==> flow/design.v <==
module alu (
  input [32-1:0] a, b, 
  input [6-1:0] s,
  output [32-1:0] y,
  output zero );
  assign y = s==6'b100000 ? a+b:
	  s==6'b100010 ? a-b:
	  s==6'b100100 ? a & b:
	  s==6'b100101 ? a | b:
	  s==6'b100110 ? a ^ b:
	  s==6'b100111 ? ~ (a | b):
	  b;
  assign zero = (y == 32'b0);
endmodule
module rfile (
 input clk,
 input [5-1:0] a1, a2, a3,
 output [32-1:0] rd1, rd2,
 input [32-1:0] wd3,
 input we3);
	reg [32-1:0] rf[0:32-1];
	assign rd1 = |a1 == 0 ? 0 : rf[a1];
	assign rd2 = |a2 == 0 ? 0 : rf[a2];
	always @(negedge clk) 
		if(we3) rf[a3] <= wd3;
endmodule
module mipse(
input clk, rst_n,
input [32-1:0] instr,
input [32-1:0] readdata,
output reg [32-1:0] pc,
output [32-1:0] aluout,
output [32-1:0] writedata,
output memwrite);
reg [32-1:0] pcplus4D ;
wire [32-1:0] pcplus4F ;
wire [32-1:0] pcbranchD ;
reg [32-1:0] instrD ;
wire stall;
wire btakenD;
assign pcplus4F = pc + 4;
always @(posedge clk or negedge rst_n)
begin 
   if(!rst_n) instrD <= 0;
   else if(!stall) instrD <= instr;
end
always @(posedge clk or negedge rst_n)
begin 
   if(!rst_n) pcplus4D <= 0;
   else if(!stall) pcplus4D <= pcplus4F;
end
always @(posedge clk or negedge rst_n)
begin 
   if(!rst_n) pc <= 0;
   else if(!stall & btakenD)
     pc <= pcbranchD;
   else if(!stall)
     pc <= pcplus4F;
end
wire [5-1:0] rsD, rdD, rtD, cadrW;
wire [6-1:0] opcodeD;
wire [5-1:0] shamtD;
wire [6-1:0] funcD;
wire sw_opD, addi_opD, lw_opD, alu_opD;
wire lui_opD, ori_opD, beq_opD, bne_opD, branchD;
wire grade_opD;
wire regwriteD, memtoregD;
wire [6-1:0] alucomD;
wire [16-1:0] immD;
reg [5-1:0] writeregW;
wire [32-1:0] rd1D, rd2D, rd1fD, rd2fD;
wire memwriteD;
wire slti_opD;
reg [5-1:0] rsE, rtE, rdE;
wire [32-1:0] signimmD;
reg [32-1:0] signimmE, rd1E, rd2E;
wire [32-1:0] resultW;
reg [6-1:0] alucomE;
reg regwriteE, memtoregE, alusrcE, regdstE;
reg memtoregM;
reg memwriteE;
reg regwriteW;
reg [5-1:0] writeregM;
reg regwriteM;
reg [32-1:0] aluoutM;
wire mult_opD;
reg mult_opE;
wire [32-1:0] multoutE;
reg grade_opE;
wire [2:0] gradeoutE;
reg slti_opE;
wire [5-1:0] writeregE;
wire lwstall, branchstall;
assign {opcodeD, rsD, rtD, rdD, shamtD, funcD} = instrD;
assign immD = instrD[16-1:0];
assign sw_opD = (opcodeD == 6'b101011);
assign lw_opD = (opcodeD == 6'b100011);
assign alu_opD = (opcodeD == 6'b000000) & (
		(funcD[5:3] == 3'b100)|(funcD == 6'b011000) );
assign mult_opD = (opcodeD == 6'b000000) & (funcD == 6'b011000);
assign addi_opD = (opcodeD == 6'b001000);
assign ori_opD = (opcodeD == 6'b001101);
assign lui_opD = (opcodeD == 6'b001111);
assign grade_opD = (opcodeD == 6'b101100);
assign slti_opD = (opcodeD == 6'b001010);
assign beq_opD = (opcodeD == 6'b000100);
assign bne_opD = (opcodeD == 6'b000101);
assign branchD = beq_opD | bne_opD;
assign memwriteD = sw_opD | grade_opD;
rfile rfile_1(.clk(clk), .rd1(rd1D), .a1(rsD), .rd2(rd2D), .a2(rtD),
    .wd3(resultW), .a3(writeregW), .we3(regwriteW));
assign alucomD = (addi_opD|lw_opD|sw_opD|grade_opD) ?
		6'b100000: ori_opD ? 6'b100101:
		(lui_opD) ? 6'b000001: (slti_opD) ? 6'b100010: funcD;
assign regwriteD = lw_opD | alu_opD | lui_opD | addi_opD | ori_opD | slti_opD ;
assign memtoregD = lw_opD ;
assign lwstall = ( (rsD == rtE) | (rtD == rtE) ) & memtoregE ;
assign branchstall = (branchD & regwriteE & (writeregE == rsD | writeregE == rtD)) |
				(branchD & memtoregM & (writeregM == rsD | writeregM == rtD)) ;
assign stall = lwstall | branchstall;
assign rd1fD = (rsD !=0) & (rsD == writeregM) & regwriteM  ? aluoutM: rd1D ;
assign rd2fD = (rtD !=0) & (rtD == writeregM) & regwriteM  ? aluoutM: rd2D ;
assign btakenD = beq_opD & (rd1fD == rd2fD) | bne_opD & (rd1fD != rd2fD);
assign signimmD = ori_opD ?  {16'b0,immD} :
				lui_opD ? {immD, 16'b0} :
				{{16{immD[15]}},immD} ;
assign pcbranchD = pcplus4D + {signimmD[29:0],2'b00};
always @(posedge clk) begin
  if(!stall) begin
	slti_opE <= slti_opD;
	grade_opE <= grade_opD;
	mult_opE <= mult_opD;
	rd1E <= rd1fD;
	rd2E <= rd2fD;
	signimmE <= signimmD;
	alucomE <= alucomD;
	alusrcE <= ~alu_opD;
	regdstE <= alu_opD;  end
end
always @(posedge clk or negedge rst_n) begin
	if(!rst_n) begin
		rsE <= 0;
		rtE <= 0;
		rdE <= 0;
		memtoregE <= 0;
		regwriteE <= 0;
		memwriteE <= 0; end
	else if(stall) begin
		rsE <= 0;
		rtE <= 0;
		rdE <= 0;
		memtoregE <= 0;
		regwriteE <= 0;
		memwriteE <= 0; end
	else begin
		rsE <= rsD;
		rtE <= rtD;
		rdE <= rdD;
		memtoregE <= memtoregD;
		regwriteE <= regwriteD;
		memwriteE <= memwriteD; end
end
wire [32-1:0] srcaE, writedataE, srcbE, aluoutE;
reg [32-1:0] writedataM;
reg memwriteM;
assign srcaE = regwriteM & rsE!=0 & writeregM == rsE  ? aluoutM :
				regwriteW & rsE!=0 & writeregW == rsE ? resultW : rd1E;
assign writedataE = regwriteM & rtE!=0 & writeregM == rtE ? aluoutM :
				regwriteW & rtE!=0 & writeregW == rtE ? resultW : rd2E;
assign srcbE = alusrcE ? signimmE : writedataE;
assign writeregE = regdstE ? rdE: rtE;
assign multoutE = srcaE * srcbE;
assign gradeoutE =
	(writedataE >= 85) ? 5:
	(writedataE < 85 && writedataE >= 60) ? 4:
	(writedataE < 60 && writedataE >= 40) ? 3:
	(writedataE < 40 && writedataE >= 10) ? 2:
	1;
alu alu_1(.a(srcaE), .b(srcbE), .s(alucomE), .y(aluoutE));
always @(posedge clk) begin
	if(slti_opE) aluoutM <= {31'b0,aluoutE[31]};
	else if(mult_opE) aluoutM <= multoutE;
	else aluoutM <= aluoutE;
		memtoregM <= memtoregE;
	if(grade_opE) writedataM <= {{(32-3){1'b0}}, gradeoutE};
	else writedataM <= writedataE;
		writeregM <= writeregE;
end
always @(posedge clk or negedge rst_n) begin
	if(!rst_n) begin
		regwriteM <= 0;
		memwriteM <= 0; end
	else begin
		regwriteM <= regwriteE;
		memwriteM <= memwriteE; end
end
reg [32-1:0] readdataW, aluoutW;
reg memtoregW;
assign aluout = aluoutM;
assign writedata = writedataM;
assign memwrite = memwriteM;
always @(posedge clk) begin
	readdataW <= readdata;
	aluoutW <= aluoutM;
	memtoregW <= memtoregM;
	writeregW <= writeregM;
end
always @(posedge clk or negedge rst_n) begin
	if(!rst_n) 
		regwriteW <= 0;
	else 
		regwriteW <= regwriteM;
end
assign resultW = memtoregW ? readdataW: aluoutW;
endmodule
# ---- Tool chain data of mipse
# Tool output for the design above, in the order of the flow.
# Lines are those of the file above, counted from 1.
# Operators: Yosys type, input widths -> output width; for muxes data width and select width s.
# Cell names lack the library's common part.
# A cell with - has no value.
dict set report setup {
  top {mipse}
  clk_port {clk}
  cell_library {sky130hd}
  corner {tt_025C_1v80}
}

# ---- Elaborated design
# Yosys after proc, flatten, opt, wreduce and memory -nomap, before mapping. Memory bits, and registers merged into a memory's read port (data or address), are not among the register bits. Print and check cells are not counted.
# Yosys's memory passes give these memory sizes; they may raise the number of words (mostly to a power of two), join words into wider ones and drop unused or constant bits.
dict set report word_totals {
  reg_bits 364
  latch_bits 0
  mem_bits_rw 1024
  rom_bits 0
  clocked_rd_ports_x_width 0
  memories 1
  inputBits 66
  output_inout_bits 97
  elab_cells 180
}
dict set report op_classes {
  addsub 4
  mul 1
  n_div 0
  compare 7
  n_eq 32
  n_shift 0
  mux 40
  n_logic 44
  n_reduce_logical 16
}
# memory words width rd write_ports line
set mem_list {}
lappend mem_list {rfile_1.rf 32 32 2 1 21} ;# reg [32-1:0] rf[0:32-1];
# cell n
set ops {}
lappend ops {{$mul 32x32->32} 1}
lappend ops {{$mux 32} 20}
lappend ops {{$add 32x32->32} 2}
lappend ops {{$ge 32x6->1 const B} 2}
lappend ops {{$lt 32x6->1 const B} 2}
lappend ops {{$logic_not 32->1} 2}
lappend ops {{$eq 5x5->1} 12}
lappend ops {{$eq 6x6->1 const B} 9}
lappend ops {{$add 32x3->32 const B} 1}
lappend ops {{$sub 32x32->32} 1}
lappend ops {{$eq 32x32->1} 1}
lappend ops {{$ne 32x32->1} 1}
lappend ops {{$and 32x32->32} 1}
lappend ops {{$or 32x32->32} 1}
lappend ops {{$xor 32x32->32} 1}
lappend ops {{$ge 32x4->1 const B} 1}
lappend ops {{$ge 32x7->1 const B} 1}
lappend ops {{$lt 32x7->1 const B} 1}
lappend ops {{$not 32->32} 1}
lappend ops {{$mux 31} 1}
lappend ops {{$mux 30} 1}
lappend ops {{$mux 5} 5}
lappend ops {{$eq 6x4->1 const B} 4}
lappend ops {{$and 1x1->1} 22}
lappend ops {{$reduce_bool 5->1} 4}
lappend ops {{$or 1x1->1} 17}
lappend ops {{$eq 6x3->1 const B} 2}
lappend ops {{$mux 6} 2}
# Other operator kinds: 14; their cells: 25.

# ---- Depth
# Longest topological path by Yosys (ltp), each cell counted once; first at word level (registers and memories cut), then after technology mapping (sequential cells cut; the memories' decode and read muxes count).
dict set report depth {
  depth_word 16
  ABC_AREA 0
  ltp_mapped 42
  mapped_depth_nobuf 37
}

# ---- After synthesis
# The flow's flattened synthesis, as Yosys stat reports it; memories are mapped. The netlist is that of the ABC_AREA named above (0 if unset); the other value can give another one.
dict set report mapped {
  stdcells 6290
  yosys_area_mm2 0.0846137
  seq_area_mm2 0.0396931
  ff_cells 1388
  buffers 391
}
# cell_type n area_total_um2
set types {}
lappend types {edfxtp_1 1131 3.4E+04}
lappend types {mux4_2 640 1.44E+04}
lappend types {fa_1 411 8.23E+03}
lappend types {ha_1 248 3.1E+03}
lappend types {dfrtp_1 117 2.93E+03}
lappend types {dfxtp_1 140 2.8E+03}
lappend types {inv_1 571 2.14E+03}
lappend types {nor2_1 534 2E+03}
lappend types {nand2_1 461 1730.41}
lappend types {o21ai_0 270 1.35E+03}
lappend types {xnor2_1 141 1.23E+03}
lappend types {a21oi_1 215 1.08E+03}
lappend types {mux2_2 87 979.69}
lappend types {clkbuf_1 243 912.125}
lappend types {xor2_1 97 849.565}
lappend types {a22o_1 67 586.813}
lappend types {mux2i_1 55 550.528}
lappend types {a211oi_1 55 412.896}
# Other cell types: 75; their cells: 807.
# The figures by module come from a second, unflattened synthesis with its own total; it is not the netlist above.
dict set report hier_totals {
  cells_unflattened 6924
  hier_area_mm2 0.0873738
}
# Rows give one instance, submodules left out.
# mod n_inst cells mod_area_mm2 mod_seq_area_mm2
set by_module {}
lappend by_module {rfile 1 2291 0.0470802 0.0307495}
lappend by_module {mipse 1 3725 0.0341427 0.0089436}
lappend by_module {alu 1 908 0.0061509 0}

Data sheet: physical implementation of mipse

2 stored runs of mipse in the flow (synthesis by Yosys, layout by OpenROAD, sky130hd cells), in arbitrary order. Constraints: input delay and output delay 20% of the set period each, output load 0.01 pF.
"critical_path_time_ns" means the part of the period allowed to the worst setup path (the constraints hold back 20% at inputs and 20% at outputs) less its slack; where the path has registers, the arrival times of their clocks count too.
"fin_power_w" is the tool's figure for a default switching activity; nothing was simulated.

# job 1
==> flow/run.sh <==
#!/bin/bash
# the make line also repeats the synthesis and layout settings of config.mk as NAME=value (left out here)
make -C /OpenROAD-flow-scripts/flow DESIGN_CONFIG=/design/flow/config.mk WORK_HOME=/design/flow/orfs CLKGATE_MAP_FILE= finish
==> flow/config.mk <==
export PLATFORM = sky130hd
export DESIGN_NAME = mipse
export DESIGN_NICKNAME = mipse
export VERILOG_FILES = /design/flow/design.v
export SDC_FILE = /design/flow/constraint.sdc
export NUM_CORES = 4
export LEC_CHECK = 0
export CAP_MARGIN = 20
export CORE_MARGIN = 2
export CORE_UTILIZATION = 28
export SLEW_MARGIN = 20
==> flow/constraint.sdc <==
create_clock -name core_clock -period 9.9 [get_ports {clk}]
set_input_delay 1.9800 -clock core_clock [delete_from_list [all_inputs] [get_ports {clk}]]
set_output_delay 1.9800 -clock core_clock [all_outputs]
set_load 0.01 [all_outputs]

==> job 1: results <==
fin_power_w=0.041411
worstSetupSlack_ns=0.322
synthesis_area_mm2=0.0846137
critical_path_time_ns=9.58
critical_path_kind="register to register"
fin_util_pct=34.1
fin_hold_ws_ns=0.383
die_mm2=0.306606

# job 2
==> flow/run.sh <==
#!/bin/bash
# the make line also repeats the synthesis and layout settings of config.mk as NAME=value (left out here)
make -C /OpenROAD-flow-scripts/flow DESIGN_CONFIG=/design/flow/config.mk WORK_HOME=/design/flow/orfs CLKGATE_MAP_FILE= finish
==> flow/config.mk <==
export PLATFORM = sky130hd
export DESIGN_NAME = mipse
export DESIGN_NICKNAME = mipse
export VERILOG_FILES = /design/flow/design.v
export SDC_FILE = /design/flow/constraint.sdc
export NUM_CORES = 4
export LEC_CHECK = 0
export CAP_MARGIN = 20
export CELL_PAD_IN_SITES_DETAIL_PLACEMENT = 1
export CORE_MARGIN = 2
export CORE_UTILIZATION = 36
export CTS_CLUSTER_DIAMETER = 47
export GPL_ROUTABILITY_DRIVEN = 0
export GPL_TIMING_DRIVEN = 1
export HOLD_SLACK_MARGIN = -0.06
export MIN_ROUTING_LAYER = met2
export PLACE_DENSITY = 0.9
export SLEW_MARGIN = 20
==> flow/constraint.sdc <==
create_clock -name core_clock -period 11.7 [get_ports {clk}]
set_input_delay 2.3400 -clock core_clock [delete_from_list [all_inputs] [get_ports {clk}]]
set_output_delay 2.3400 -clock core_clock [all_outputs]
set_load 0.01 [all_outputs]

==> job 2: results <==
outcome="no results, routing failed with GRT-0116"
